==> flow/design.v <==
module fifo_sync #(
    parameter DATA_WIDTH = 8,
    parameter DEPTH      = 16
)(
    input  wire                  clk,
    input  wire                  rst,
    input  wire                  wr_en,
    input  wire [DATA_WIDTH-1:0] din,
    output wire                  full,
    input  wire                  rd_en,
    output reg  [DATA_WIDTH-1:0] dout,
    output wire                  empty
);
    localparam ADDR_WIDTH = $clog2(DEPTH);
    reg [DATA_WIDTH-1:0]   mem [0:DEPTH-1];
    reg [ADDR_WIDTH-1:0]   wr_ptr;
    reg [ADDR_WIDTH-1:0]   rd_ptr;
    reg [ADDR_WIDTH:0]     count;
    assign full  = (count == DEPTH);
    assign empty = (count == 0);
    always @(posedge clk) begin
        if (rst)
            wr_ptr <= 0;
        else if (wr_en && !full) begin
            mem[wr_ptr]                 <= din;
            wr_ptr                      <= wr_ptr + 1'b1;
        end
    end
    always @(posedge clk) begin
        if (rst) begin
            rd_ptr <= 0;
            dout   <= 0;
        end else if (rd_en && !empty) begin
            dout   <= mem[rd_ptr];
            rd_ptr <= rd_ptr + 1'b1;
        end
    end
    always @(posedge clk) begin
        if (rst) count <= 0;
        else begin
            case ({wr_en && !full, rd_en && !empty})
                2'b10: count <= count + 1'b1;    
                2'b01: count <= count - 1'b1;    
                2'b11: count <= count;           
                default: count <= count;         
            endcase
        end
    end
endmodule
module uart_rx #(
    parameter integer CLOCK_FREQ = 125_000_000,
    parameter integer BAUD_RATE  = 1_953_125  
)(
    input  wire        clk,
    input  wire        rst,
    input  wire        rx,
    output reg  [7:0]  data_out,
    output reg         data_valid
);
    localparam integer TICKS_16X = CLOCK_FREQ / (BAUD_RATE * 16);
    localparam IDLE  = 2'b00;
    localparam START = 2'b01;
    localparam DATA  = 2'b10;
    localparam STOP  = 2'b11;
    reg [1:0]  current_state, next_state;
    reg [31:0] tick_cnt;
    reg [3:0]  sample_cnt;  
    reg [2:0]  bit_cnt;
    reg [7:0]  shift_reg;
    reg [1:0]  rx_sync;
    always @(posedge clk) begin
        if (rst) rx_sync <= 2'b11;
        else     rx_sync <= {rx_sync[0], rx};
    end
    wire rx_s = rx_sync[1];
    always @(posedge clk) begin
        if (rst) current_state <= IDLE;
        else     current_state <= next_state;
    end
    wire tick_done = (tick_cnt == TICKS_16X - 1);
    always @(*) begin
        next_state = current_state;
        case (current_state)
            IDLE: begin
                if (rx_s == 1'b0)  next_state = START;                   
            end
            START: begin
                if (tick_done && sample_cnt == 7 && rx_s == 1'b1)
                    next_state = IDLE;
                else if (tick_done && sample_cnt == 15)
                    next_state = DATA;  
            end
            DATA: begin
                if (tick_done && sample_cnt == 15 && bit_cnt == 7)
                    next_state = STOP;  
            end
            STOP: begin
                if (tick_done && sample_cnt == 15)
                    next_state = IDLE;  
            end
        endcase
    end
    always @(posedge clk) begin
        if (rst) begin
            tick_cnt   <= 0;
            sample_cnt <= 0;
            bit_cnt    <= 0;
            shift_reg  <= 8'b00;
            data_valid <= 1'b0;
            data_out   <= 8'b0;
        end else begin
            data_valid <= 1'b0;
            if (tick_cnt < TICKS_16X - 1) begin
                tick_cnt <= tick_cnt + 1;
            end else begin
                tick_cnt <= 0;
                case (current_state)
                    IDLE: begin
                        sample_cnt <= 0;
                        bit_cnt    <= 0;
                    end
                    START: begin
                        if (sample_cnt == 15) sample_cnt <= 0;
                        else                  sample_cnt <= sample_cnt + 1;
                    end
                    DATA: begin
                        if (sample_cnt == 7) begin
                            shift_reg[bit_cnt] <= rx_s;
                        end
                        if (sample_cnt == 15) begin
                            sample_cnt <= 0;
                            if (bit_cnt == 7) bit_cnt <= 0;
                            else              bit_cnt <= bit_cnt + 1;
                        end else begin
                            sample_cnt <= sample_cnt + 1;
                        end
                    end
                    STOP: begin
                        if (sample_cnt == 15) begin
                            sample_cnt <= 0;
                            data_out   <= shift_reg;
                            data_valid <= 1'b1;
                        end else begin
                            sample_cnt <= sample_cnt + 1;
                        end
                    end
                endcase
            end
        end
    end
endmodule
module uart_tx #(
    parameter integer CLOCK_FREQ = 125_000_000,
    parameter integer BAUD_RATE  = 1_953_125  
)(
    input  wire       clk,
    input  wire       rst,
    input  wire [7:0] data_in,
    input  wire       data_valid,
    output reg        tx,
    output reg        tx_ready
);
    localparam integer TICKS_PER_BIT = CLOCK_FREQ / BAUD_RATE;
    localparam IDLE     = 1'b0;
    localparam ACTIVE   = 1'b1;
    reg         current_state, next_state;
    reg [31:0]  tick_cnt;
    reg [3:0]   bit_cnt;      
    reg [9:0]   tx_frame;
    wire        bit_done;
    always @(posedge clk) begin
        if (rst)    current_state <= IDLE;
        else        current_state <= next_state;
    end
    always @(*) begin
        next_state = current_state;
        case (current_state)
            IDLE:   if (data_valid) next_state = ACTIVE;
            ACTIVE: if (bit_done)   next_state = (bit_cnt == 9) ? IDLE : ACTIVE;
        endcase
    end
    always @(posedge clk) begin
        if (rst) begin
            tx         <= 1'b1;
            tx_ready   <= 1'b1;
        end else begin
            case (current_state)
                IDLE: begin
                    tx       <= 1'b1;  
                    tx_ready <= 1'b1;
                    if (data_valid) begin
                        tx_frame <= {1'b1, data_in, 1'b0};
                        tx       <= 1'b0; 
                        bit_cnt  <= 0;
                        tick_cnt <= 0;
                        tx_ready <= 1'b0;
                    end
                end
                ACTIVE: begin
                    if (bit_done) begin
                        tick_cnt <= 0;
                        if (bit_cnt == 9) begin
                            tx      <= 1'b1; 
                        end else begin
                            tx      <= tx_frame[bit_cnt + 1];
                            bit_cnt <= bit_cnt + 1;
                        end
                    end else begin
                        tick_cnt    <= tick_cnt + 1;
                    end
                end
            endcase
        end
    end
    assign bit_done = (tick_cnt == TICKS_PER_BIT - 1);
endmodule
module protocol_handler(
    input wire          clk,
    input wire          rst,
    output reg          rx_rd,
    input  wire         rx_empty,
    input  wire [7:0]   rx_data,
    output reg          tx_wr,
    input  wire         tx_full,
    output reg [7:0]    tx_data,
    input wire          card_OK,     
    input wire [31:0]   UID,         
    input wire          dispensing_active, 
    output reg [4:0]    dispenser_start,
    output reg [3:0]    count_A, count_B, count_C, count_D, count_E,
    input  wire [4:0]   input_ir,
    output reg          led1
);
    localparam CMD_MAX = 32;
    localparam IDLE       = 3'd0;
    localparam FETCH      = 3'd1;
    localparam WAIT_RX    = 3'd2;
    localparam PROCESS    = 3'd3;
    localparam RESPOND    = 3'd4;
    localparam TRANSMIT   = 3'd5;
    localparam WAIT_TX    = 3'd6;
    localparam RFID_SEND  = 3'd7;
    reg [2:0] current_state, next_state;
    reg       system_authorized;          
    reg       session_captured;           
    reg [31:0] session_uid;
    reg       disp_active_prev;
    reg [7:0] rx_buf [0:CMD_MAX-1];
    reg [7:0] tx_buf [0:CMD_MAX-1];
    reg [5:0] rx_len;
    reg [5:0] tx_len;
    reg [5:0] tx_idx;
    wire [7:0] rx_upper = (rx_data >= 8'h61 && rx_data <= 8'h7A) ? (rx_data - 8'h20) : rx_data;
    localparam LOCKOUT   = 200_000;    
    localparam BLINK_BIT = 11;         
    reg [$clog2(LOCKOUT+1)-1:0] lockout_cnt;
    reg [BLINK_BIT:0] blink_timer;
    always @(posedge clk) begin
        if (rst) begin
            current_state    <= IDLE;
            disp_active_prev <= 1'b0;
        end else begin
            current_state    <= next_state;
            disp_active_prev <= dispensing_active;
        end
    end
    always @(*) begin
        next_state = current_state;
        if (card_OK && system_authorized && !session_captured && lockout_cnt == 0 && current_state == IDLE) begin
            next_state = RFID_SEND;
        end 
        else if (disp_active_prev && !dispensing_active && current_state == IDLE) begin
            next_state = RESPOND;
        end
        else begin
            case (current_state)
                IDLE:
                    if (!rx_empty) next_state = FETCH;
                FETCH:
                    next_state = WAIT_RX;
                WAIT_RX:
                    next_state = PROCESS;
                PROCESS: begin
                    if (rx_len == 0 && (rx_upper <= 8'h20)) next_state = IDLE;
                    else if (rx_upper == 8'h0A || rx_upper == 8'h0D) begin
                        if (rx_len == 1 && rx_buf[0] == "T") next_state = RFID_SEND;
                        else next_state = RESPOND;
                    end
                    else if (rx_len >= CMD_MAX) next_state = IDLE;
                    else next_state = IDLE;
                end
                RESPOND:
                    if (tx_len > 0) next_state = TRANSMIT;
                    else            next_state = IDLE;
                RFID_SEND:
                    next_state = TRANSMIT;
                TRANSMIT: begin
                    if (tx_idx < tx_len) begin
                        if (!tx_full) next_state = WAIT_TX;
                        else          next_state = TRANSMIT;
                    end else begin
                        next_state = IDLE;
                    end
                end
                WAIT_TX:
                    next_state = TRANSMIT;
                default: next_state = IDLE;
            endcase
        end
    end
    always @(posedge clk) begin
        if (rst) begin
            rx_rd             <= 1'b0;
            tx_wr             <= 1'b0;
            rx_len            <= 6'd0;
            tx_len            <= 6'd0;
            tx_idx            <= 6'd0;
            system_authorized <= 1'b0;
            session_captured  <= 1'b0;
            led1              <= 1'b0;
            lockout_cnt       <= 0;
            blink_timer       <= 0;
            session_uid       <= 32'h0;
            dispenser_start   <= 5'b00000;
            count_A           <= 4'd0;
            count_B           <= 4'd0;
            count_C           <= 4'd0;
            count_D           <= 4'd0;
            count_E           <= 4'd0;
        end else begin
            rx_rd <= 1'b0;
            tx_wr <= 1'b0;
            if (!system_authorized) begin
                led1        <= 1'b0;
                blink_timer <= 0;
            end else begin
                blink_timer <= blink_timer + 1'b1;
                if (session_captured) begin
                    led1 <= 1'b1;            
                end else begin
                    led1 <= blink_timer[BLINK_BIT];  
                end
            end
            if (lockout_cnt > 0) lockout_cnt <= lockout_cnt - 1;
            case (next_state)
                FETCH: begin
                    rx_rd <= 1'b1;
                end
                PROCESS: begin
                    if (current_state == WAIT_RX) begin
                        if (rx_len < CMD_MAX && rx_upper > 8'h20 && rx_upper != 8'h0A && rx_upper != 8'h0D) begin
                            rx_buf[rx_len] <= rx_upper;
                            rx_len         <= rx_len + 1'b1;
                        end
                    end
                end
                RESPOND: begin
                    tx_len          <= 0;
                    tx_idx          <= 0;
                    dispenser_start <= 5'b00000;
                    if (disp_active_prev && !dispensing_active) begin
						tx_buf[0] <= "D"; 
						tx_buf[1] <= "O"; 
						tx_buf[2] <= "N"; 
						tx_buf[3] <= "E"; 
						tx_buf[4] <= 8'h0A;
						tx_len    <= 5;
                    end
                    else if (rx_len == 5 && rx_buf[0] == "S" && rx_buf[1] == "T" && rx_buf[2] == "A" && rx_buf[3] == "R" && rx_buf[4] == "T") begin
                        system_authorized <= 1'b1;
                        session_captured  <= 1'b0;
                        session_uid       <= 32'h0;
                    end
                    else if (rx_len == 3 && rx_buf[0] == "E" && rx_buf[1] == "N" && rx_buf[2] == "D") begin
						system_authorized <= 1'b0;
						session_captured  <= 1'b0;
						session_uid       <= 32'h0;
						tx_buf[0] <= "S"; 
						tx_buf[1] <= "T"; 
						tx_buf[2] <= "K"; 
						tx_buf[3] <= ":";
						tx_buf[4] <= input_ir[4] ? 8'h31 : 8'h30;
						tx_buf[5] <= input_ir[3] ? 8'h31 : 8'h30;
						tx_buf[6] <= input_ir[2] ? 8'h31 : 8'h30;
						tx_buf[7] <= input_ir[1] ? 8'h31 : 8'h30;
						tx_buf[8] <= input_ir[0] ? 8'h31 : 8'h30;
						tx_buf[9] <= 8'h0A;
						tx_len    <= 10;
                    end
                    else if (system_authorized) begin
                        if (rx_len == 4 && rx_buf[0] == "P" && rx_buf[1] == "I" && rx_buf[2] == "N" && rx_buf[3] == "G") begin
							tx_buf[0] <= "P"; 
							tx_buf[1] <= "O"; 
							tx_buf[2] <= "N"; 
							tx_buf[3] <= "G"; 
							tx_buf[4] <= 8'h0A;
							tx_len    <= 5;
                        end
                        else if (rx_len == 14 && rx_buf[0] == "M" && rx_buf[1] == "E" && rx_buf[2] == "D" && !dispensing_active) begin
							count_A <= rx_buf[5] - 8'h30; 
							count_B <= rx_buf[7] - 8'h30; 
							count_C <= rx_buf[9] - 8'h30;
							count_D <= rx_buf[11] - 8'h30; 
							count_E <= rx_buf[13] - 8'h30;
							if (rx_buf[5]  > 8'h30) dispenser_start[0] <= 1'b1;
							if (rx_buf[7]  > 8'h30) dispenser_start[1] <= 1'b1;
							if (rx_buf[9]  > 8'h30) dispenser_start[2] <= 1'b1;
							if (rx_buf[11] > 8'h30) dispenser_start[3] <= 1'b1;
							if (rx_buf[13] > 8'h30) dispenser_start[4] <= 1'b1;
							tx_buf[0] <= "D"; 
							tx_buf[1] <= "I"; 
							tx_buf[2] <= "S"; 
							tx_buf[3] <= "P"; 
							tx_buf[4] <= "E"; 
							tx_buf[5] <= "N";
							tx_buf[6] <= "S"; 
							tx_buf[7] <= "I"; 
							tx_buf[8] <= "N"; 
							tx_buf[9] <= "G"; 
							tx_buf[10]<= "."; 
							tx_buf[11]<= ".";
							tx_buf[12]<= "."; 
							tx_buf[13]<= 8'h0A;
							tx_len    <= 14;
                        end else begin
                            tx_buf[0] <= "E"; tx_buf[1] <= "R"; tx_buf[2] <= "R"; tx_buf[3] <= 8'h0A;
                            tx_len    <= 4;
                        end
                    end
                    rx_len <= 6'd0;
                end
                RFID_SEND: begin
					session_captured 	<= 1'b1;  
					session_uid      	<= UID;
					tx_buf[0] 			<= "P"; 
					tx_buf[1] 			<= "I"; 
					tx_buf[2] 			<= "D"; 
					tx_buf[3] 			<= ":";
					tx_buf[4] 			<= UID[31:24]; 
					tx_buf[5] 			<= UID[23:16]; 
					tx_buf[6] 			<= UID[15:8]; 
					tx_buf[7] 			<= UID[7:0];
					tx_buf[8] 			<= 8'h0A;
					tx_len    			<= 9;
					tx_idx    			<= 0;
					rx_len    			<= 0;
					lockout_cnt 		<= LOCKOUT;
                end
                WAIT_TX: begin
                    tx_data <= tx_buf[tx_idx];
                    tx_wr   <= 1'b1;
                    tx_idx  <= tx_idx + 1'b1;
                end 
            endcase
        end
    end
endmodule
module uart_controller (
    input  wire         clk,
    input  wire         rst,
    input  wire         rx,
    output wire         tx,
    output wire         led1,
    input  wire [31:0]  UID,
    input  wire         card_OK,
    input  wire [4:0]   ir_status,
    input  wire         dispensing_active,
    output wire [4:0]   dispenser_start,
    output wire [3:0]   count_A, count_B, count_C, count_D, count_E
);
    wire [7:0]  rx_data_raw;
    wire        rx_valid_raw;
    wire [7:0]  rx_fifo_dout;
    wire        rx_fifo_empty;
    wire        rx_fifo_rd;
    wire [7:0]  tx_fifo_din;
    wire        tx_fifo_full;
    wire        tx_wr_en;
    wire [7:0]  tx_fifo_dout;
    wire        tx_fifo_empty;   
    wire        tx_ready;
    reg [1:0] current_state, next_state;
    reg        tx_fifo_rd;     
    reg        tx_data_valid;  
    localparam IDLE       = 2'b00;
    localparam FETCH_FIFO = 2'b01;
    localparam SEND_UART  = 2'b10;
    localparam WAIT_ACK   = 2'b11; 
    always @(posedge clk) begin
        if (rst)    current_state <= IDLE;
        else        current_state <= next_state;
    end
    always @(*) begin
        next_state = current_state;
        case (current_state)
            IDLE: begin
                if (!tx_fifo_empty && tx_ready) next_state = FETCH_FIFO;
            end
            FETCH_FIFO: begin
                next_state = SEND_UART;
            end
            SEND_UART: begin
                next_state = WAIT_ACK;
            end
            WAIT_ACK: begin
                if (!tx_ready) next_state = IDLE;
            end
            default: next_state = IDLE;
        endcase
    end
    always @(posedge clk) begin
        if (rst) begin
            tx_fifo_rd     <= 1'b0;
            tx_data_valid  <= 1'b0;
        end else begin
            tx_fifo_rd     <= 1'b0;
            tx_data_valid  <= 1'b0;
            case (next_state)
                FETCH_FIFO: begin
                    tx_fifo_rd    <= 1'b1; 
                end
                SEND_UART: begin
                    tx_data_valid <= 1'b1; 
                end
            endcase
        end
    end
    uart_rx u_rx (
        .clk        (clk), 
        .rst        (rst), 
        .rx         (rx),
        .data_out   (rx_data_raw), 
        .data_valid (rx_valid_raw)
    );
    fifo_sync rx_fifo (
        .clk        (clk), 
        .rst        (rst),
        .wr_en      (rx_valid_raw), 
        .din        (rx_data_raw),
        .rd_en      (rx_fifo_rd), 
        .dout       (rx_fifo_dout), 
        .empty      (rx_fifo_empty),
        .full       () 
    );
    protocol_handler handler (
        .clk        (clk), 
        .rst        (rst),
        .rx_rd      (rx_fifo_rd), 
        .rx_empty   (rx_fifo_empty), 
        .rx_data    (rx_fifo_dout),
        .tx_wr      (tx_wr_en), 
        .tx_full    (tx_fifo_full), 
        .tx_data    (tx_fifo_din),
        .led1       (led1), 
        .card_OK    (card_OK),
        .UID        (UID),
        .input_ir   (ir_status),
        .dispensing_active      (dispensing_active),
        .dispenser_start        (dispenser_start),
        .count_A                (count_A),
        .count_B                (count_B),
        .count_C                (count_C),
        .count_D                (count_D),
        .count_E                (count_E)
    );
    fifo_sync tx_fifo (
        .clk        (clk), 
        .rst        (rst),
        .wr_en      (tx_wr_en), 
        .din        (tx_fifo_din),
        .rd_en      (tx_fifo_rd), 
        .dout       (tx_fifo_dout), 
        .empty      (tx_fifo_empty),
        .full       (tx_fifo_full)
    );
    uart_tx u_tx (
        .clk        (clk), 
        .rst        (rst),
        .data_in    (tx_fifo_dout), 
        .data_valid (tx_data_valid),
        .tx         (tx), 
        .tx_ready   (tx_ready)
    );
endmodule
module spi_master #(
    parameter DATA_WIDTH = 16,      
    parameter CLK_DIV    = 32,      
    parameter CPOL       = 0,       
    parameter CPHA       = 0,       
    parameter LSB_FIRST  = 0,        
    parameter LEAD_TICKS = 15,
    parameter LAG_TICKS  = 15
)(
    input  wire                   clk,
    input  wire                   rst,
    input  wire                   start,
    input  wire [DATA_WIDTH-1:0]  tx_data,
    output reg  [DATA_WIDTH-1:0]  rx_data,
    output reg                    busy,
    output reg                    sclk,
    output reg                    mosi,
    input  wire                   miso,
    output reg                    cs_n
);
    reg [$clog2(CLK_DIV)-1:0]   clk_cnt;
    reg [$clog2(DATA_WIDTH):0]  bit_cnt;
    reg [DATA_WIDTH-1:0]        shift_reg;
    reg [1:0]                   miso_sync; 
    localparam IDLE     = 2'b00;
    localparam LEAD_IN  = 2'b01;
    localparam TRANSFER = 2'b10;
    localparam DONE     = 2'b11;
    reg [1:0] state;
    always @(posedge clk) miso_sync <= {miso_sync[0], miso};
    wire sample_edge = (CPHA == 0); 
    always @(posedge clk) begin
        if (rst) begin
            state     <= IDLE;
            sclk      <= CPOL;
            cs_n      <= 1;
            mosi      <= 0;
            rx_data   <= 0;
            bit_cnt   <= 0;
            clk_cnt   <= 0;
            shift_reg <= 0;
            busy      <= 0;
        end else begin
            case (state)
                IDLE: begin
                    cs_n    <= 1;
                    sclk    <= CPOL;
                    busy    <= 0;
                    clk_cnt <= 0;
                    if (start) begin
                        state     <= LEAD_IN;
                        shift_reg <= tx_data;
                        busy      <= 1;
                    end
                end
                LEAD_IN: begin
                    cs_n    <= 0;
                    clk_cnt <= clk_cnt + 1;
                    mosi    <= LSB_FIRST ? shift_reg[0] : shift_reg[DATA_WIDTH-1];
                    if (clk_cnt == LEAD_TICKS) begin
                        state   <= TRANSFER;
                        bit_cnt <= DATA_WIDTH;
                        clk_cnt <= 0;
                    end
                end
                TRANSFER: begin
                    if (bit_cnt > 0) begin
                        clk_cnt <= clk_cnt + 1;
                        if (clk_cnt == CLK_DIV/2 - 1) begin
                            sclk <= ~sclk;
                            if (sample_edge) begin
                                shift_reg <= LSB_FIRST ? {miso_sync[1], shift_reg[DATA_WIDTH-1:1]} : {shift_reg[DATA_WIDTH-2:0], miso_sync[1]};
                            end else begin
                                mosi <= LSB_FIRST ? shift_reg[0] : shift_reg[DATA_WIDTH-1];
                            end
                        end 
                        else if (clk_cnt == CLK_DIV - 1) begin
                            sclk    <= ~sclk;
                            clk_cnt <= 0;
                            bit_cnt <= bit_cnt - 1;
                            if (sample_edge) begin
                                if (bit_cnt > 1) 
                                    mosi <= LSB_FIRST ? shift_reg[0] : shift_reg[DATA_WIDTH-1];
                            end else begin
                                shift_reg <= LSB_FIRST ? {miso_sync[1], shift_reg[DATA_WIDTH-1:1]} : {shift_reg[DATA_WIDTH-2:0], miso_sync[1]};
                            end
                        end
                    end else begin
                        state   <= DONE;
                        clk_cnt <= 0;
                        rx_data <= shift_reg;
                    end
                end
                DONE: begin
                    clk_cnt <= clk_cnt + 1;
                    if (clk_cnt == LAG_TICKS) begin
                        cs_n    <= 1;
                        sclk    <= CPOL;
                        state   <= IDLE;
                    end
                end
            endcase
        end
    end
endmodule
module rc522 (
    input               clk,             
    input               rst,           
    input               miso,            
    output              sclk,            
    output              mosi,            
    output              cs_n,            
    output reg          nrst_pd,             
    output reg [31:0]   UID,             
    output reg          card_OK          
);
 localparam  	CommandReg              = 8'h01 << 1,    
                ComIEnReg               = 8'h02 << 1,    
                DivIEnReg               = 8'h03 << 1,    
                ComIrqReg               = 8'h04 << 1,    
                DivIrqReg               = 8'h05 << 1,    
                ErrorReg                = 8'h06 << 1,    
                Status1Reg              = 8'h07 << 1,    
                Status2Reg              = 8'h08 << 1,    
                FIFODataReg             = 8'h09 << 1,    
                FIFOLevelReg            = 8'h0A << 1,    
                WaterLevelReg           = 8'h0B << 1,    
                ControlReg              = 8'h0C << 1,    
                BitFramingReg           = 8'h0D << 1,    
                CollReg                 = 8'h0E << 1,    
                ModeReg                 = 8'h11 << 1,    
                TxModeReg               = 8'h12 << 1,    
                RxModeReg               = 8'h13 << 1,    
                TxControlReg            = 8'h14 << 1,    
                TxASKReg                = 8'h15 << 1,    
                TxSelReg                = 8'h16 << 1,    
                RxSelReg                = 8'h17 << 1,    
                RxThresholdReg          = 8'h18 << 1,    
                DemodReg                = 8'h19 << 1,    
                MfTxReg                 = 8'h1C << 1,    
                MfRxReg                 = 8'h1D << 1,    
                SerialSpeedReg          = 8'h1F << 1,    
                CRCResultRegH           = 8'h21 << 1,    
                CRCResultRegL           = 8'h22 << 1,
                ModWidthReg             = 8'h24 << 1,    
                RFCfgReg                = 8'h26 << 1,    
                GsNReg                  = 8'h27 << 1,    
                CWGsPReg                = 8'h28 << 1,    
                ModGsPReg               = 8'h29 << 1,    
                TModeReg                = 8'h2A << 1,    
                TPrescalerReg           = 8'h2B << 1,    
                TReloadRegH             = 8'h2C << 1,    
                TReloadRegL             = 8'h2D << 1,
                TCounterValueRegH       = 8'h2E << 1,    
                TCounterValueRegL       = 8'h2F << 1,
                TestSel1Reg             = 8'h31 << 1,    
                TestSel2Reg             = 8'h32 << 1,    
                TestPinEnReg            = 8'h33 << 1,    
                TestPinValueReg         = 8'h34 << 1,    
                TestBusReg              = 8'h35 << 1,    
                AutoTestReg             = 8'h36 << 1,    
                VersionReg              = 8'h37 << 1,    
                AnalogTestReg           = 8'h38 << 1,    
                TestDAC1Reg             = 8'h39 << 1,    
                TestDAC2Reg             = 8'h3A << 1,    
                TestADCReg              = 8'h3B << 1;    
    localparam  PCD_Idle                = 8'h00,         
                PCD_Mem                 = 8'h01,         
                PCD_GenerateRandomID    = 8'h02,         
                PCD_CalcCRC             = 8'h03,         
                PCD_Transmit            = 8'h04,         
                PCD_NoCmdChange         = 8'h07,         
                PCD_Receive             = 8'h08,         
                PCD_Transceive          = 8'h0C,         
                PCD_MFAuthent           = 8'h0E,         
                PCD_SoftReset           = 8'h0F;         
    localparam  PICC_CMD_REQA           = 8'h26,         
                PICC_CMD_WUPA          = 8'h52,          
		PICC_CMD_CT            = 8'h88,          
                PICC_CMD_SEL_CL1       = 8'h93,          
                PICC_CMD_SEL_CL2       = 8'h95,          
                UltraPICC_CMD_SEL_CL3       = 8'h97,          
		PICC_CMD_HLTA          = 8'h50,          
                PICC_CMD_RATS          = 8'hE0,          
                PICC_CMD_MF_AUTH_KEY_A = 8'h60,          
                PICC_CMD_MF_AUTH_KEY_B = 8'h61,          
                PICC_CMD_MF_READ       = 8'h30,          
                PICC_CMD_MF_WRITE      = 8'hA0,          
                PICC_CMD_MF_DECREMENT  = 8'hC0,          
                PICC_CMD_MF_INCREMENT  = 8'hC1,          
                PICC_CMD_MF_RESTORE    = 8'hC2,          
                PICC_CMD_MF_TRANSFER   = 8'hB0,          
                PICC_CMD_UL_WRITE      = 8'hA2;          
    reg         spi_start;  
    reg [15:0]  data_tx;    
    wire [15:0] data_rx;    
    wire        spi_busy;	 
    reg         new_card;	 
    spi_master #(
        .DATA_WIDTH     (16),
        .CLK_DIV        (32),
        .CPOL           (0),
        .CPHA           (0),
        .LEAD_TICKS     (15),
        .LAG_TICKS      (15)
    ) spi_module (
        .clk            (clk),
        .rst            (rst),
        .start          (spi_start),
        .tx_data        (data_tx),
        .rx_data        (data_rx),
        .sclk           (sclk),
        .mosi           (mosi),
        .miso           (miso),
        .cs_n           (cs_n),
        .busy           (spi_busy)
    );
    localparam  STEP_BITS = 10;          
    reg [31:0]  cnt;					 
    reg [2:0]   cnt_2; 					 
    reg [7:0]   FIFOLevelReg_Value;	 
    reg [7:0]   BCC;					 
    reg [9:0] instr_step;  
    task spi_write;
        input [7:0] reg_addr;
        input [7:0] value;
        begin
            spi_start   <= 1;
            data_tx     <= {reg_addr, value};	 
        end										 
    endtask
    task spi_read;
        input [7:0] reg_addr;
        begin
            spi_start   <= 1;							 
            data_tx     <= {reg_addr | 8'h80, 8'h00};	 
        end
    endtask
    always @(posedge clk) begin
        if (rst) begin
            instr_step      <= 0;
            spi_start       <= 0;
            nrst_pd             <= 1;   				 
            UID             <= 32'h00000000;
            cnt             <= 0;
            cnt_2           <= 0;
            new_card        <= 0;
            card_OK         <= 0;
        end else begin													 
            if  (&cnt[4:0] && spi_start)                                     
                spi_start   <= 0;											
            if  (&cnt[STEP_BITS-1:0] && ~spi_busy) begin                              
                case (instr_step)											 
                    1:  nrst_pd <= 0;                                            
                    2:  nrst_pd <= 1;                                            
                    50: spi_write (TxModeReg,       8'h00);                  
                    51: spi_write (RxModeReg,       8'h00);                  
                    52: spi_write (ModWidthReg,     8'h26);                  
                    53: spi_write (TModeReg,        8'h80);                  
                    54: spi_write (TPrescalerReg,   8'hA9);            
                    55: spi_write (TReloadRegH,     8'h03);
                    56: spi_write (TReloadRegL,     8'hE8);
                    57: spi_write (TxASKReg,        8'h40);                  
                    58: spi_write (ModeReg,         8'h3D);                  
                    59: spi_read  (TxControlReg);							 
                    60: spi_write (TxControlReg,    8'h03 | data_rx[7:0]);        
                    62: spi_write (CommandReg,      PCD_Idle);               
                    63: spi_write (ComIrqReg,       8'h7F);                  
                    64: spi_write (FIFOLevelReg,    8'h80);                  
                    65: spi_write (FIFODataReg,     PICC_CMD_REQA);          
                    66: spi_write (BitFramingReg,   8'h07);                  
                    67: spi_write (CommandReg,      PCD_Transceive);         
                    68: spi_write (BitFramingReg,   8'h87);                  
                    70: spi_read  (ComIrqReg);                               
                    71: if (data_rx[5])                                      
                            new_card <= 1;
                    73: spi_write (FIFOLevelReg,    8'h80);                  
                    74: spi_write (FIFODataReg,     PICC_CMD_SEL_CL1);       
                    75: spi_write (FIFODataReg,     8'h20);
                    76: spi_write (BitFramingReg,   8'h00);                  
                    77: spi_write (CommandReg,      PCD_Transceive);         
                    78: spi_write (BitFramingReg,   8'h80);                  
                    83: spi_read  (FIFOLevelReg);
                    84: FIFOLevelReg_Value <= data_rx[7:0];
                    85: spi_read  (FIFODataReg);
                    86: UID[31:24] <= data_rx[7:0];
                    87: spi_read  (FIFODataReg);
                    88: UID[23:16] <= data_rx[7:0];
                    89: spi_read  (FIFODataReg);
                    90: UID[15:8] <= data_rx[7:0];
                    91: spi_read  (FIFODataReg);
                    92: UID[7:0] <= data_rx[7:0];
                    93: spi_read  (FIFODataReg);
                    94: BCC <= data_rx[7:0];                                     
                    95: new_card <= 0;
                    96: if ((FIFOLevelReg_Value == 5) && (BCC == (UID[31:24] ^ UID[23:16] ^ UID[15:8] ^ UID[7:0])))
                            card_OK <= 1;
                    97: card_OK <= 0;
                endcase
                if (instr_step == 72 && ~new_card) begin  
                    cnt_2 <= cnt_2 + 1;
                    if (cnt_2 == 5) begin
                        cnt_2 <= 0;
                        instr_step <= 62;
                    end else
                        instr_step <= 70;
                end else if (instr_step == 501)
                    instr_step <= 62;
                else
                    instr_step <= instr_step + 1;
            end
            cnt <= cnt + 1;
        end
    end
endmodule
module servo_fsm_unit (
    input  wire clk,             
    input  wire rst,             
    input  wire start_trigger,   
    input  wire [3:0] num_turns, 
    output reg  pwm_out,
    output reg  busy            
);
    localparam FRAME_COUNT = 200;        
    localparam MIN_PULSE   = 20;         
    localparam MAX_PULSE   = 101;        
    localparam STEP        = 5;          
    localparam ONE_SEC     = 2_000;      
    localparam ST_IDLE       = 3'b000;
    localparam ST_PAUSE_LOW  = 3'b001;  
    localparam ST_SWEEP_UP   = 3'b010;
    localparam ST_PAUSE_HIGH = 3'b011;  
    localparam ST_SWEEP_DOWN = 3'b100;
    localparam ST_CHECK      = 3'b101;
    reg [2:0]  state;
    reg [$clog2(FRAME_COUNT)-1:0] counter;
    reg [$clog2(FRAME_COUNT)-1:0] pulse_width;
    reg [3:0]  current_turn;
    reg [$clog2(ONE_SEC)-1:0] wait_counter; 
    reg start_reg;
    wire start_edge = (start_trigger && !start_reg);
    always @(posedge clk) begin
        if (rst) begin
            state <= ST_IDLE;
            counter <= 0;
            pulse_width <= MIN_PULSE;
            current_turn <= 0;
            pwm_out <= 0;
            busy <= 0;
            start_reg <= 0;
            wait_counter <= 0;
        end else begin
            start_reg <= start_trigger;
            if (counter >= FRAME_COUNT - 1) counter <= 0;
            else counter <= counter + 1;
            pwm_out <= (counter < pulse_width);
            case (state)
                ST_IDLE: begin
                    busy <= 0;
                    current_turn <= 0;
                    pulse_width <= MIN_PULSE;
                    if (start_edge && num_turns > 0) begin
                        state <= ST_PAUSE_LOW;
                        busy <= 1;
                        wait_counter <= 0;
                    end
                end
                ST_PAUSE_LOW: begin
                    pulse_width <= MIN_PULSE;
                    if (wait_counter >= ONE_SEC - 1) begin
                        state <= ST_SWEEP_UP;
                        wait_counter <= 0;
                    end else begin
                        wait_counter <= wait_counter + 1;
                    end
                end
                ST_SWEEP_UP: begin
                    if (counter == 0) begin 
                        if (pulse_width >= MAX_PULSE) begin
                            state <= ST_PAUSE_HIGH;
                            wait_counter <= 0;
                        end else begin
                            pulse_width <= pulse_width + STEP;
                        end
                    end
                end
                ST_PAUSE_HIGH: begin
                    pulse_width <= MAX_PULSE;
                    if (wait_counter >= ONE_SEC - 1) begin
                        state <= ST_SWEEP_DOWN;
                        wait_counter <= 0;
                    end else begin
                        wait_counter <= wait_counter + 1;
                    end
                end
                ST_SWEEP_DOWN: begin
                    if (counter == 0) begin
                        if (pulse_width <= MIN_PULSE) begin
                            state <= ST_CHECK;
                        end else begin
                            pulse_width <= pulse_width - STEP;
                        end
                    end
                end
                ST_CHECK: begin
                    if (current_turn + 1 >= num_turns) begin
                        state <= ST_IDLE;
                    end else begin
                        current_turn <= current_turn + 1;
                        state <= ST_PAUSE_LOW;
                        wait_counter <= 0;
                    end
                end
                default: state <= ST_IDLE;
            endcase
        end
    end
endmodule
module servo_fsm_unit_anticlockwise (
    input  wire clk,             
    input  wire rst,             
    input  wire start_trigger,   
    input  wire [3:0] num_turns, 
    output reg  pwm_out,
    output reg  busy            
);
    localparam FRAME_COUNT = 200;        
    localparam MIN_PULSE   = 20;         
    localparam START_PULSE = 98;         
    localparam STEP        = 5;          
    localparam ONE_SEC     = 2_000;      
    localparam ST_IDLE        = 3'b000;
    localparam ST_PAUSE_START = 3'b001;  
    localparam ST_SWEEP_DOWN  = 3'b010;  
    localparam ST_PAUSE_MIN   = 3'b011;  
    localparam ST_SWEEP_UP    = 3'b100;  
    localparam ST_CHECK       = 3'b101;
    reg [2:0]  state;
    reg [$clog2(FRAME_COUNT)-1:0] counter;
    reg [$clog2(FRAME_COUNT)-1:0] pulse_width;
    reg [3:0]  current_turn;
    reg [$clog2(ONE_SEC)-1:0] wait_counter; 
    reg start_reg;
    wire start_edge = (start_trigger && !start_reg);
    always @(posedge clk) begin
        if (rst) begin
            state <= ST_IDLE;
            counter <= 0;
            pulse_width <= START_PULSE; 
            current_turn <= 0;
            pwm_out <= 0;
            busy <= 0;
            start_reg <= 0;
            wait_counter <= 0;
        end else begin
            start_reg <= start_trigger;
            if (counter >= FRAME_COUNT - 1) counter <= 0;
            else counter <= counter + 1;
            pwm_out <= (counter < pulse_width);
            case (state)
                ST_IDLE: begin
                    busy <= 0;
                    current_turn <= 0;
                    pulse_width <= START_PULSE; 
                    if (start_edge && num_turns > 0) begin
                        state <= ST_PAUSE_START;
                        busy <= 1;
                        wait_counter <= 0;
                    end
                end
                ST_PAUSE_START: begin
                    pulse_width <= START_PULSE;
                    if (wait_counter >= ONE_SEC - 1) begin
                        state <= ST_SWEEP_DOWN;
                        wait_counter <= 0;
                    end else begin
                        wait_counter <= wait_counter + 1;
                    end
                end
                ST_SWEEP_DOWN: begin
                    if (counter == 0) begin 
                        if (pulse_width <= MIN_PULSE) begin
                            state <= ST_PAUSE_MIN;
                            wait_counter <= 0;
                        end else begin
                            pulse_width <= pulse_width - STEP;
                        end
                    end
                end
                ST_PAUSE_MIN: begin
                    pulse_width <= MIN_PULSE;
                    if (wait_counter >= ONE_SEC - 1) begin
                        state <= ST_SWEEP_UP;
                        wait_counter <= 0;
                    end else begin
                        wait_counter <= wait_counter + 1;
                    end
                end
                ST_SWEEP_UP: begin
                    if (counter == 0) begin
                        if (pulse_width >= START_PULSE) begin
                            state <= ST_CHECK;
                        end else begin
                            pulse_width <= pulse_width + STEP;
                        end
                    end
                end
                ST_CHECK: begin
                    if (current_turn + 1 >= num_turns) begin
                        state <= ST_IDLE;
                    end else begin
                        current_turn <= current_turn + 1;
                        state <= ST_PAUSE_START; 
                        wait_counter <= 0;
                    end
                end
                default: state <= ST_IDLE;
            endcase
        end
    end
endmodule
module system_top (
    input  wire         clk, 
    input  wire         rst,
    input  wire         rx,
    output wire         tx,
    input  wire         miso,
    output wire         sclk,
    output wire         mosi,
    output wire         cs_n,
    output wire         nrst_pd,
    output wire [4:0]   pwm_servos,  
    input  wire [4:0]   input_ir,
	output wire [4:0] led_busy,
	output wire         led1, led2
);
    wire [31:0] UID;
    wire        card_OK;
    wire [4:0] disp_start;
    wire [3:0] s_count [0:4];   
    wire [4:0] busy_servo;
    wire dispensing_active = |busy_servo;
    assign led2     = dispensing_active;
	assign led_busy = busy_servo;
    rc522 rfid_inst (
        .clk            (clk),
        .rst            (rst),
        .miso           (miso),
        .sclk           (sclk),
        .mosi           (mosi),
        .cs_n           (cs_n),
        .nrst_pd        (nrst_pd),
        .UID            (UID),
        .card_OK        (card_OK)
    );
    wire [3:0] count_A, count_B, count_C, count_D, count_E;
    assign s_count[0] = count_A;
    assign s_count[1] = count_B;
    assign s_count[2] = count_C;
    assign s_count[3] = count_D;
    assign s_count[4] = count_E;
    uart_controller comm_inst(
        .clk            (clk),
        .rst            (rst),
        .rx             (rx),
        .tx             (tx),
        .led1           (led1),
        .UID            (UID),
        .card_OK        (card_OK),
        .ir_status      (input_ir),
        .dispensing_active  (dispensing_active),
        .dispenser_start    (disp_start),
        .count_A        (count_A),
        .count_B        (count_B),
        .count_C        (count_C),
        .count_D        (count_D),
        .count_E        (count_E)
    );
    genvar i;
    generate
        for (i = 1; i < 5; i = i + 1) begin: servo_dispensers
            servo_fsm_unit servo_inst1(
                .clk            (clk),
                .rst            (rst),
                .start_trigger  (disp_start[i]),
                .num_turns      (s_count[i]),
                .pwm_out        (pwm_servos[i]),
                .busy           (busy_servo[i])
            );
        end
    endgenerate
	servo_fsm_unit_anticlockwise servo_inst2(
		.clk            (clk),
		.rst            (rst),
		.start_trigger  (disp_start[0]),
		.num_turns      (s_count[0]),
		.pwm_out        (pwm_servos[0]),
		.busy           (busy_servo[0])
	);
endmodule
# ---- Step by step through the tools: system_top
# Tool output for the design above, in the order of the flow.
# Lines are those of the file above, counted from 1.
# Not given: -
dict set report setup {
  top_module {system_top}
  clk_port {clk}
  library {sky130hd}
  lib_corner {tt_025C_1v80}
}

# ---- Word-level counts
# Counts by Yosys on the flattened word-level netlist (proc, flatten, opt, wreduce). Print and check cells are left out.
# Yosys's memory passes give these memory sizes; they may raise the number of words (mostly to a power of two), join words into wider ones and drop unused or constant bits.
dict set report classes {
  n_addsub 54
  mul 0
  n_div 0
  cmp 51
  equal 248
  shifts 3
  muxes 356
  n_logic 20
  reduce_logical 201
}
# operator count
set op_table {}
lappend op_table {{8-bit two-way mux} 77}
lappend op_table {{16-bit case mux with 25-bit select} 1}
lappend op_table {{10-bit by 7-bit equality test with 1-bit output with constant B} 29}
lappend op_table {{11-bit two-way mux} 25}
lappend op_table {{8-bit case mux with 30-bit select} 1}
lappend op_table {{11-bit case mux with 4-bit select} 5}
lappend op_table {{32-bit by 4-bit greater-or-equal comparator with 1-bit output} 5}
lappend op_table {{8-bit case mux with 4-bit select} 5}
lappend op_table {{8-bit case mux with 2-bit select} 9}
lappend op_table {{3-bit two-way mux} 45}
lappend op_table {{10-bit by 6-bit equality test with 1-bit output with constant B} 13}
lappend op_table {{8-bit by 7-bit equality test with 1-bit output with constant B} 15}
lappend op_table {{32-bit by 1-bit adder with 32-bit output with constant B} 3}
lappend op_table {{5-bit equality test with constant B} 19}
lappend op_table {{1-bit two-way mux} 91}
lappend op_table {{3-bit case mux with 6-bit select} 5}
lappend op_table {{2-bit by 1-bit != test with 1-bit output with constant B} 40}
lappend op_table {{5-bit two-way mux} 16}
lappend op_table {{4-bit two-way mux} 19}
lappend op_table {{5-bit AND reduction} 15}
lappend op_table {{2-bit != test with constant B} 34}
lappend op_table {{32-bit case mux with 2-bit select} 1}
lappend op_table {{32-bit two-way mux} 2}
lappend op_table {{3-bit equality test with constant B} 19}
lappend op_table {{7-bit AND reduction} 8}
lappend op_table {{4-bit case mux with 2-bit select} 7}
lappend op_table {{11-bit by 1-bit adder with 11-bit output with constant B} 5}
lappend op_table {{11-bit greater-or-equal comparator with constant B} 5}
# Not listed: further kinds 100, cells in them 414.
dict set report bits {
  reg_bits 647
  latchBits 0
  ramBits 512
  mem_bits_ro 0
  mem_count 3
  inputBits 9
  output_inout_bits 17
  word_cells 1057
}
# memory size word_bits line
set mem_list {}
lappend mem_list {comm_inst.handler.rx_buf 32 8 248} ;# reg [7:0] rx_buf [0:CMD_MAX-1];
lappend mem_list {comm_inst.rx_fifo.mem 16 8 15} ;# reg [DATA_WIDTH-1:0]   mem [0:DEPTH-1];
lappend mem_list {comm_inst.tx_fifo.mem 16 8 15}

# ---- Logic depth
# Longest topological path by Yosys (ltp), each cell counted once; first at word level (registers and memories cut), then after technology mapping (sequential cells cut; the memories' decode and read muxes count).
dict set report logic_depth {
  word_depth 14
  ABC_AREA 0
  ltp_mapped 14
  mapped_depth_nobuf 13
}

# ---- Synthesis result
# Yosys stat after the flow's synthesis: flattened, memories mapped to cells. It holds for the ABC_AREA given above (unset counts as 0); a run with the other value may have another netlist.
dict set report synth_totals {
  stdcells 3981
  area_um2 43721.9
  sequential_area_um2 24363.4
  ff_cells 980
  buf_cells 174
}
# cell count type_area_um2
set types {}
lappend types {sky130_fd_sc_hd__edfxtp_1 474 1.42E+04}
lappend types {sky130_fd_sc_hd__dfxtp_1 506 1.01E+04}
lappend types {sky130_fd_sc_hd__ha_1 161 2.01E+03}
lappend types {sky130_fd_sc_hd__mux4_2 82 1.85E+03}
lappend types {sky130_fd_sc_hd__nor2_1 469 1.76E+03}
lappend types {sky130_fd_sc_hd__nand2_1 350 1313.76}
lappend types {sky130_fd_sc_hd__a21oi_1 227 1136.09}
lappend types {sky130_fd_sc_hd__xor2_1 112 980.941}
lappend types {sky130_fd_sc_hd__xnor2_1 103 902.115}
lappend types {sky130_fd_sc_hd__mux2i_1 77 770.739}
lappend types {sky130_fd_sc_hd__nand3_1 144 720.691}
lappend types {sky130_fd_sc_hd__inv_1 161 604.33}
lappend types {sky130_fd_sc_hd__o21ai_0 105 525.504}
lappend types {sky130_fd_sc_hd__clkbuf_1 133 499.229}
lappend types {sky130_fd_sc_hd__nor3_1 88 440.422}
lappend types {sky130_fd_sc_hd__a21o_1 58 435.418}
lappend types {sky130_fd_sc_hd__nand4_1 56 350.336}
lappend types {sky130_fd_sc_hd__a211oi_1 43 322.81}
# Other cell types: 72; their cells: 632.
# The figures by module come from a second, unflattened synthesis with its own total; it is not the netlist above.
dict set report hier_totals {
  hier_cells 4236
  area_unflattened_um2 46169.3
}
# Rows give one instance, submodules left out.
# module instances n_cells area_um2 seq_area_um2
set by_module {}
lappend by_module {fifo_sync 2 361 6017.0 4264.1}
lappend by_module {protocol_handler 1 877 9942.0 6055.8}
lappend by_module {servo_fsm_unit 4 290 2439.8 800.8}
lappend by_module {rc522 1 470 4479.3 2112.0}
lappend by_module {uart_tx 1 231 2516.2 1381.3}
lappend by_module {servo_fsm_unit_anticlockwise 1 288 2457.4 800.8}
lappend by_module {spi_master 1 253 2424.8 1041.0}
lappend by_module {uart_rx 1 204 2257.2 1241.2}
lappend by_module {uart_controller 1 28 286.5 160.2}
lappend by_module {system_top 1 3 12.5 0.0}

# ---- Path before layout
# Source: OpenSTA report_checks on the synthesized netlist (no wires, ideal clock, input and output delay 20% of the period each), path of least setup slack; recovery checks are left aside. Register names are those of the netlist, which keeps one name where synthesis merged equal registers.
dict set report synth_timing {
  kind {register -> register}
  from {reg comm_inst.rx_fifo.dout[1]}
  to {reg comm_inst.handler.tx_buf[5][0]}
  period_ns 8.0
  setup_time_ns 0.456
  t_first_pin_ns 0.000
  t_arrival_ns 4.724
  required_time_ns 7.544
  slack_ns 2.820
  path_delay_ns 5.180
  driving_pins 12
  n_path_buf 3
  synth_period_reached_ns 5.18
}
# "path_delay_ns" = arrival - input delay + setup time.
# "driving_pins": output pins that drive a net of the path, with the launching flip-flop's if there is one; two outputs of one cell count as two.
# "synth_period_reached_ns" is the clock period less the worst setup slack; recovery checks do not enter. This is arithmetic on one report: input and output delays are still those of the set period (20% each).
# Between the ends stands the longest chain of elaborated cells between them, by number of cells; it is not shown to be the way that was timed. Of several equally long chains one is given.
# Each line given opens the expression or statement behind the cell; cells for indexed reads and writes are added by Yosys, which also makes memories of some case tables.
# A register here has more assigning lines than the two given.
# Only ways into the end's enable, where the timed path ends, are counted here.
dict set report synth_via {
  path_cell_list {sky130_fd_sc_hd__dfxtp_1 sky130_fd_sc_hd__or3b_2 sky130_fd_sc_hd__a2111oi_0 sky130_fd_sc_hd__o2111a_2 sky130_fd_sc_hd__and3_4 sky130_fd_sc_hd__or3_1 sky130_fd_sc_hd__buf_2 sky130_fd_sc_hd__and3_1 sky130_fd_sc_hd__clkbuf_1 sky130_fd_sc_hd__buf_2 sky130_fd_sc_hd__a21oi_1 sky130_fd_sc_hd__a211oi_1}
  elab_chain_cells 13
  cells_between 24
  cone_lines 7
  classes_between {add/sub: 1; compare: 3; eq/ne: 9; mux: 6; reduce/logical: 5}
}
# element line
set synth_lines {}
lappend synth_lines {{start, declared} 11} ;# output reg  [DATA_WIDTH-1:0] dout,
lappend synth_lines {{8-bit by 7-bit greater-or-equal comparator with 1-bit output} 253} ;# wire [7:0] rx_upper = (rx_data >= 8'h61 && rx_data <= 8'h7A) ? (rx_data - 8'h20) : rx_data;
lappend synth_lines {{1-bit logical AND} 253}
lappend synth_lines {{8-bit two-way mux} 253}
lappend synth_lines {{8-bit by 4-bit equality test with 1-bit output} 285} ;# else if (rx_upper == 8'h0A || rx_upper == 8'h0D) begin
lappend synth_lines {{1-bit logical OR} 285}
lappend synth_lines {{3-bit two-way mux} 285}
lappend synth_lines {{3-bit two-way mux} 284} ;# if (rx_len == 0 && (rx_upper <= 8'h20)) next_state = IDLE;
lappend synth_lines {{3-bit case mux with 7-bit select} 276} ;# case (current_state)
lappend synth_lines {{3-bit two-way mux} 272} ;# else if (disp_active_prev && !dispensing_active && current_state == IDLE) begin
lappend synth_lines {{3-bit two-way mux} 269} ;# if (card_OK && system_authorized && !session_captured && lockout_cnt == 0 && current_state == IDLE) begin
lappend synth_lines {{3-bit equality test} 345} ;# case (next_state)
lappend synth_lines {{3-bit != test} -}
lappend synth_lines {{7-bit AND reduction} -}
lappend synth_lines {{end, assigned} 383} ;# tx_buf[5] <= input_ir[3] ? 8'h31 : 8'h30;
lappend synth_lines {{end, assigned} 415} ;# tx_buf[5] <= "N";
lappend synth_lines {{end, declared} 249} ;# reg [7:0] tx_buf [0:CMD_MAX-1];

# ---- Path in the finished layout
# Path of least setup slack in the final report of run 1 (OpenROAD, finished layout, wires in). Where an end is a register, its clock arrival counts in the times.
dict set report layout_timing {
  kind {register -> register}
  from {reg comm_inst.rx_fifo.dout[3]}
  to {reg comm_inst.handler.tx_buf[4][0]}
  period_ns 8.0
  setup_time_ns 0.37
  t_first_pin_ns 0.67
  t_arrival_ns 4.98
  required_time_ns 8.31
  slack_ns 3.32
  driving_pins 9
  n_path_buf 0
}
# Between the ends stands the longest chain of elaborated cells between them, by number of cells; it is not shown to be the way that was timed. Of several equally long chains one is given.
# A register here has more assigning lines than the two given.
# Only ways into the end's enable, where the timed path ends, are counted here.
dict set report layout_via {
  path_cell_list {sky130_fd_sc_hd__dfxtp_1 sky130_fd_sc_hd__or4_1 sky130_fd_sc_hd__o221ai_1 sky130_fd_sc_hd__o31ai_1 sky130_fd_sc_hd__and3_4 sky130_fd_sc_hd__or3_1 sky130_fd_sc_hd__a31o_2 sky130_fd_sc_hd__inv_2 sky130_fd_sc_hd__a211oi_2}
  elab_chain_cells 13
  cells_between 22
  cone_lines 7
  classes_between {add/sub: 1; compare: 3; eq/ne: 7; mux: 6; reduce/logical: 5}
}
# element line
set layout_lines {}
lappend layout_lines {{start, declared} 11} ;# output reg  [DATA_WIDTH-1:0] dout,
lappend layout_lines {{8-bit by 7-bit greater-or-equal comparator with 1-bit output} 253} ;# wire [7:0] rx_upper = (rx_data >= 8'h61 && rx_data <= 8'h7A) ? (rx_data - 8'h20) : rx_data;
lappend layout_lines {{1-bit logical AND} 253}
lappend layout_lines {{8-bit two-way mux} 253}
lappend layout_lines {{8-bit by 4-bit equality test with 1-bit output} 285} ;# else if (rx_upper == 8'h0A || rx_upper == 8'h0D) begin
lappend layout_lines {{1-bit logical OR} 285}
lappend layout_lines {{3-bit two-way mux} 285}
lappend layout_lines {{3-bit two-way mux} 284} ;# if (rx_len == 0 && (rx_upper <= 8'h20)) next_state = IDLE;
lappend layout_lines {{3-bit case mux with 7-bit select} 276} ;# case (current_state)
lappend layout_lines {{3-bit two-way mux} 272} ;# else if (disp_active_prev && !dispensing_active && current_state == IDLE) begin
lappend layout_lines {{3-bit two-way mux} 269} ;# if (card_OK && system_authorized && !session_captured && lockout_cnt == 0 && current_state == IDLE) begin
lappend layout_lines {{3-bit equality test} 345} ;# case (next_state)
lappend layout_lines {{5-bit != test} -}
lappend layout_lines {{5-bit AND reduction} -}
lappend layout_lines {{end, assigned} 382} ;# tx_buf[4] <= input_ir[4] ? 8'h31 : 8'h30;
lappend layout_lines {{end, assigned} 414} ;# tx_buf[4] <= "E";
lappend layout_lines {{end, declared} 249} ;# reg [7:0] tx_buf [0:CMD_MAX-1];

; Module system_top, platform sky130hd: 4 stored runs of the flow (Yosys, OpenROAD) with differing settings, in no particular order. Input and output delays are each 20% of the period that was set; the output load is 0.01 pF.
; "achieved_period_ns" = clock period - worst setup slack. The figure is calculated, with input and output delays left at 20% of the set period.
; "worst_path_ns" means the part of the period allowed to the worst setup path (the constraints hold back 20% at inputs and 20% at outputs) less its slack; where the path has registers, the arrival times of their clocks count too.
; By "power_total_mw" is meant OpenSTA's value without simulated activity: inputs other than the clock are taken to toggle once in ten clock periods, and the tool carries that through the logic.

[run 1: settings]
CORE_UTILIZATION = 40
period_ns = 8.0
CAP_MARGIN = 20
CORE_MARGIN = 2
SLEW_MARGIN = 20
[run 1: results]
timing.setup.ws_ns = 3.323
ys_area_um2 = 43721.9
power_total_mw = 10.563
cell_area_final_um2 = 49003.2
holdWs_ns = 0.333
achieved_period_ns = 4.677
die_um2 = 111964.0
finish.utilization_pct = 45.1
worst_path_ns = 4.68
critical_path_kind = register -> register
total_negative_slack_ns = 0.000

[run 2: settings]
ABC_AREA = 1
CAP_MARGIN = 30
CELL_PAD_IN_SITES_DETAIL_PLACEMENT = 2
CELL_PAD_IN_SITES_GLOBAL_PLACEMENT = 2
CTS_CLUSTER_SIZE = 56
GPL_ROUTABILITY_DRIVEN = 0
GPL_TIMING_DRIVEN = 0
PLACE_DENSITY_LB_ADDON = 0.02
SLEW_MARGIN = 40
TNS_END_PERCENT = 10
period_ns = 8.0
CORE_MARGIN = 2
CORE_UTILIZATION = 40
[run 2: results]
worst_path_ns = 4.64
critical_path_kind = register -> register
ys_area_um2 = 44380.1
total_negative_slack_ns = 0.000
timing.setup.ws_ns = 3.361
cell_area_final_um2 = 50729.9
power_total_mw = 11.150
holdWs_ns = 0.348
finish.utilization_pct = 46.0
die_um2 = 113630.0
achieved_period_ns = 4.639

[run 3: settings]
CELL_PAD_IN_SITES_GLOBAL_PLACEMENT = 1
CTS_CLUSTER_SIZE = 25
period_ns = 8.0
CAP_MARGIN = 20
CORE_MARGIN = 2
CORE_UTILIZATION = 40
SLEW_MARGIN = 20
[run 3: results]
holdWs_ns = 0.331
achieved_period_ns = 4.935
timing.setup.ws_ns = 3.065
cell_area_final_um2 = 49327.3
die_um2 = 111964.0
ys_area_um2 = 43721.9
finish.utilization_pct = 45.4
total_negative_slack_ns = 0.000
worst_path_ns = 4.93
critical_path_kind = register -> register
power_total_mw = 10.939

[run 4: settings]
CELL_PAD_IN_SITES_DETAIL_PLACEMENT = 2
CELL_PAD_IN_SITES_GLOBAL_PLACEMENT = 0
CORE_ASPECT_RATIO = 1.92
CORE_MARGIN = 10
CORE_UTILIZATION = 38
CTS_CLUSTER_SIZE = 84
GPL_ROUTABILITY_DRIVEN = 1
GPL_TIMING_DRIVEN = 1
PLACE_DENSITY = 0.52
SLEW_MARGIN = 20
period_ns = 5.34
CAP_MARGIN = 20
[run 4: results]
achieved_period_ns = 4.258
power_total_mw = 15.312
timing.setup.ws_ns = 1.082
total_negative_slack_ns = 0.000
finish.utilization_pct = 42.6
cell_area_final_um2 = 48709.2
worst_path_ns = 4.26
critical_path_kind = register -> register
die_um2 = 129752.0
holdWs_ns = 0.337
ys_area_um2 = 43721.9
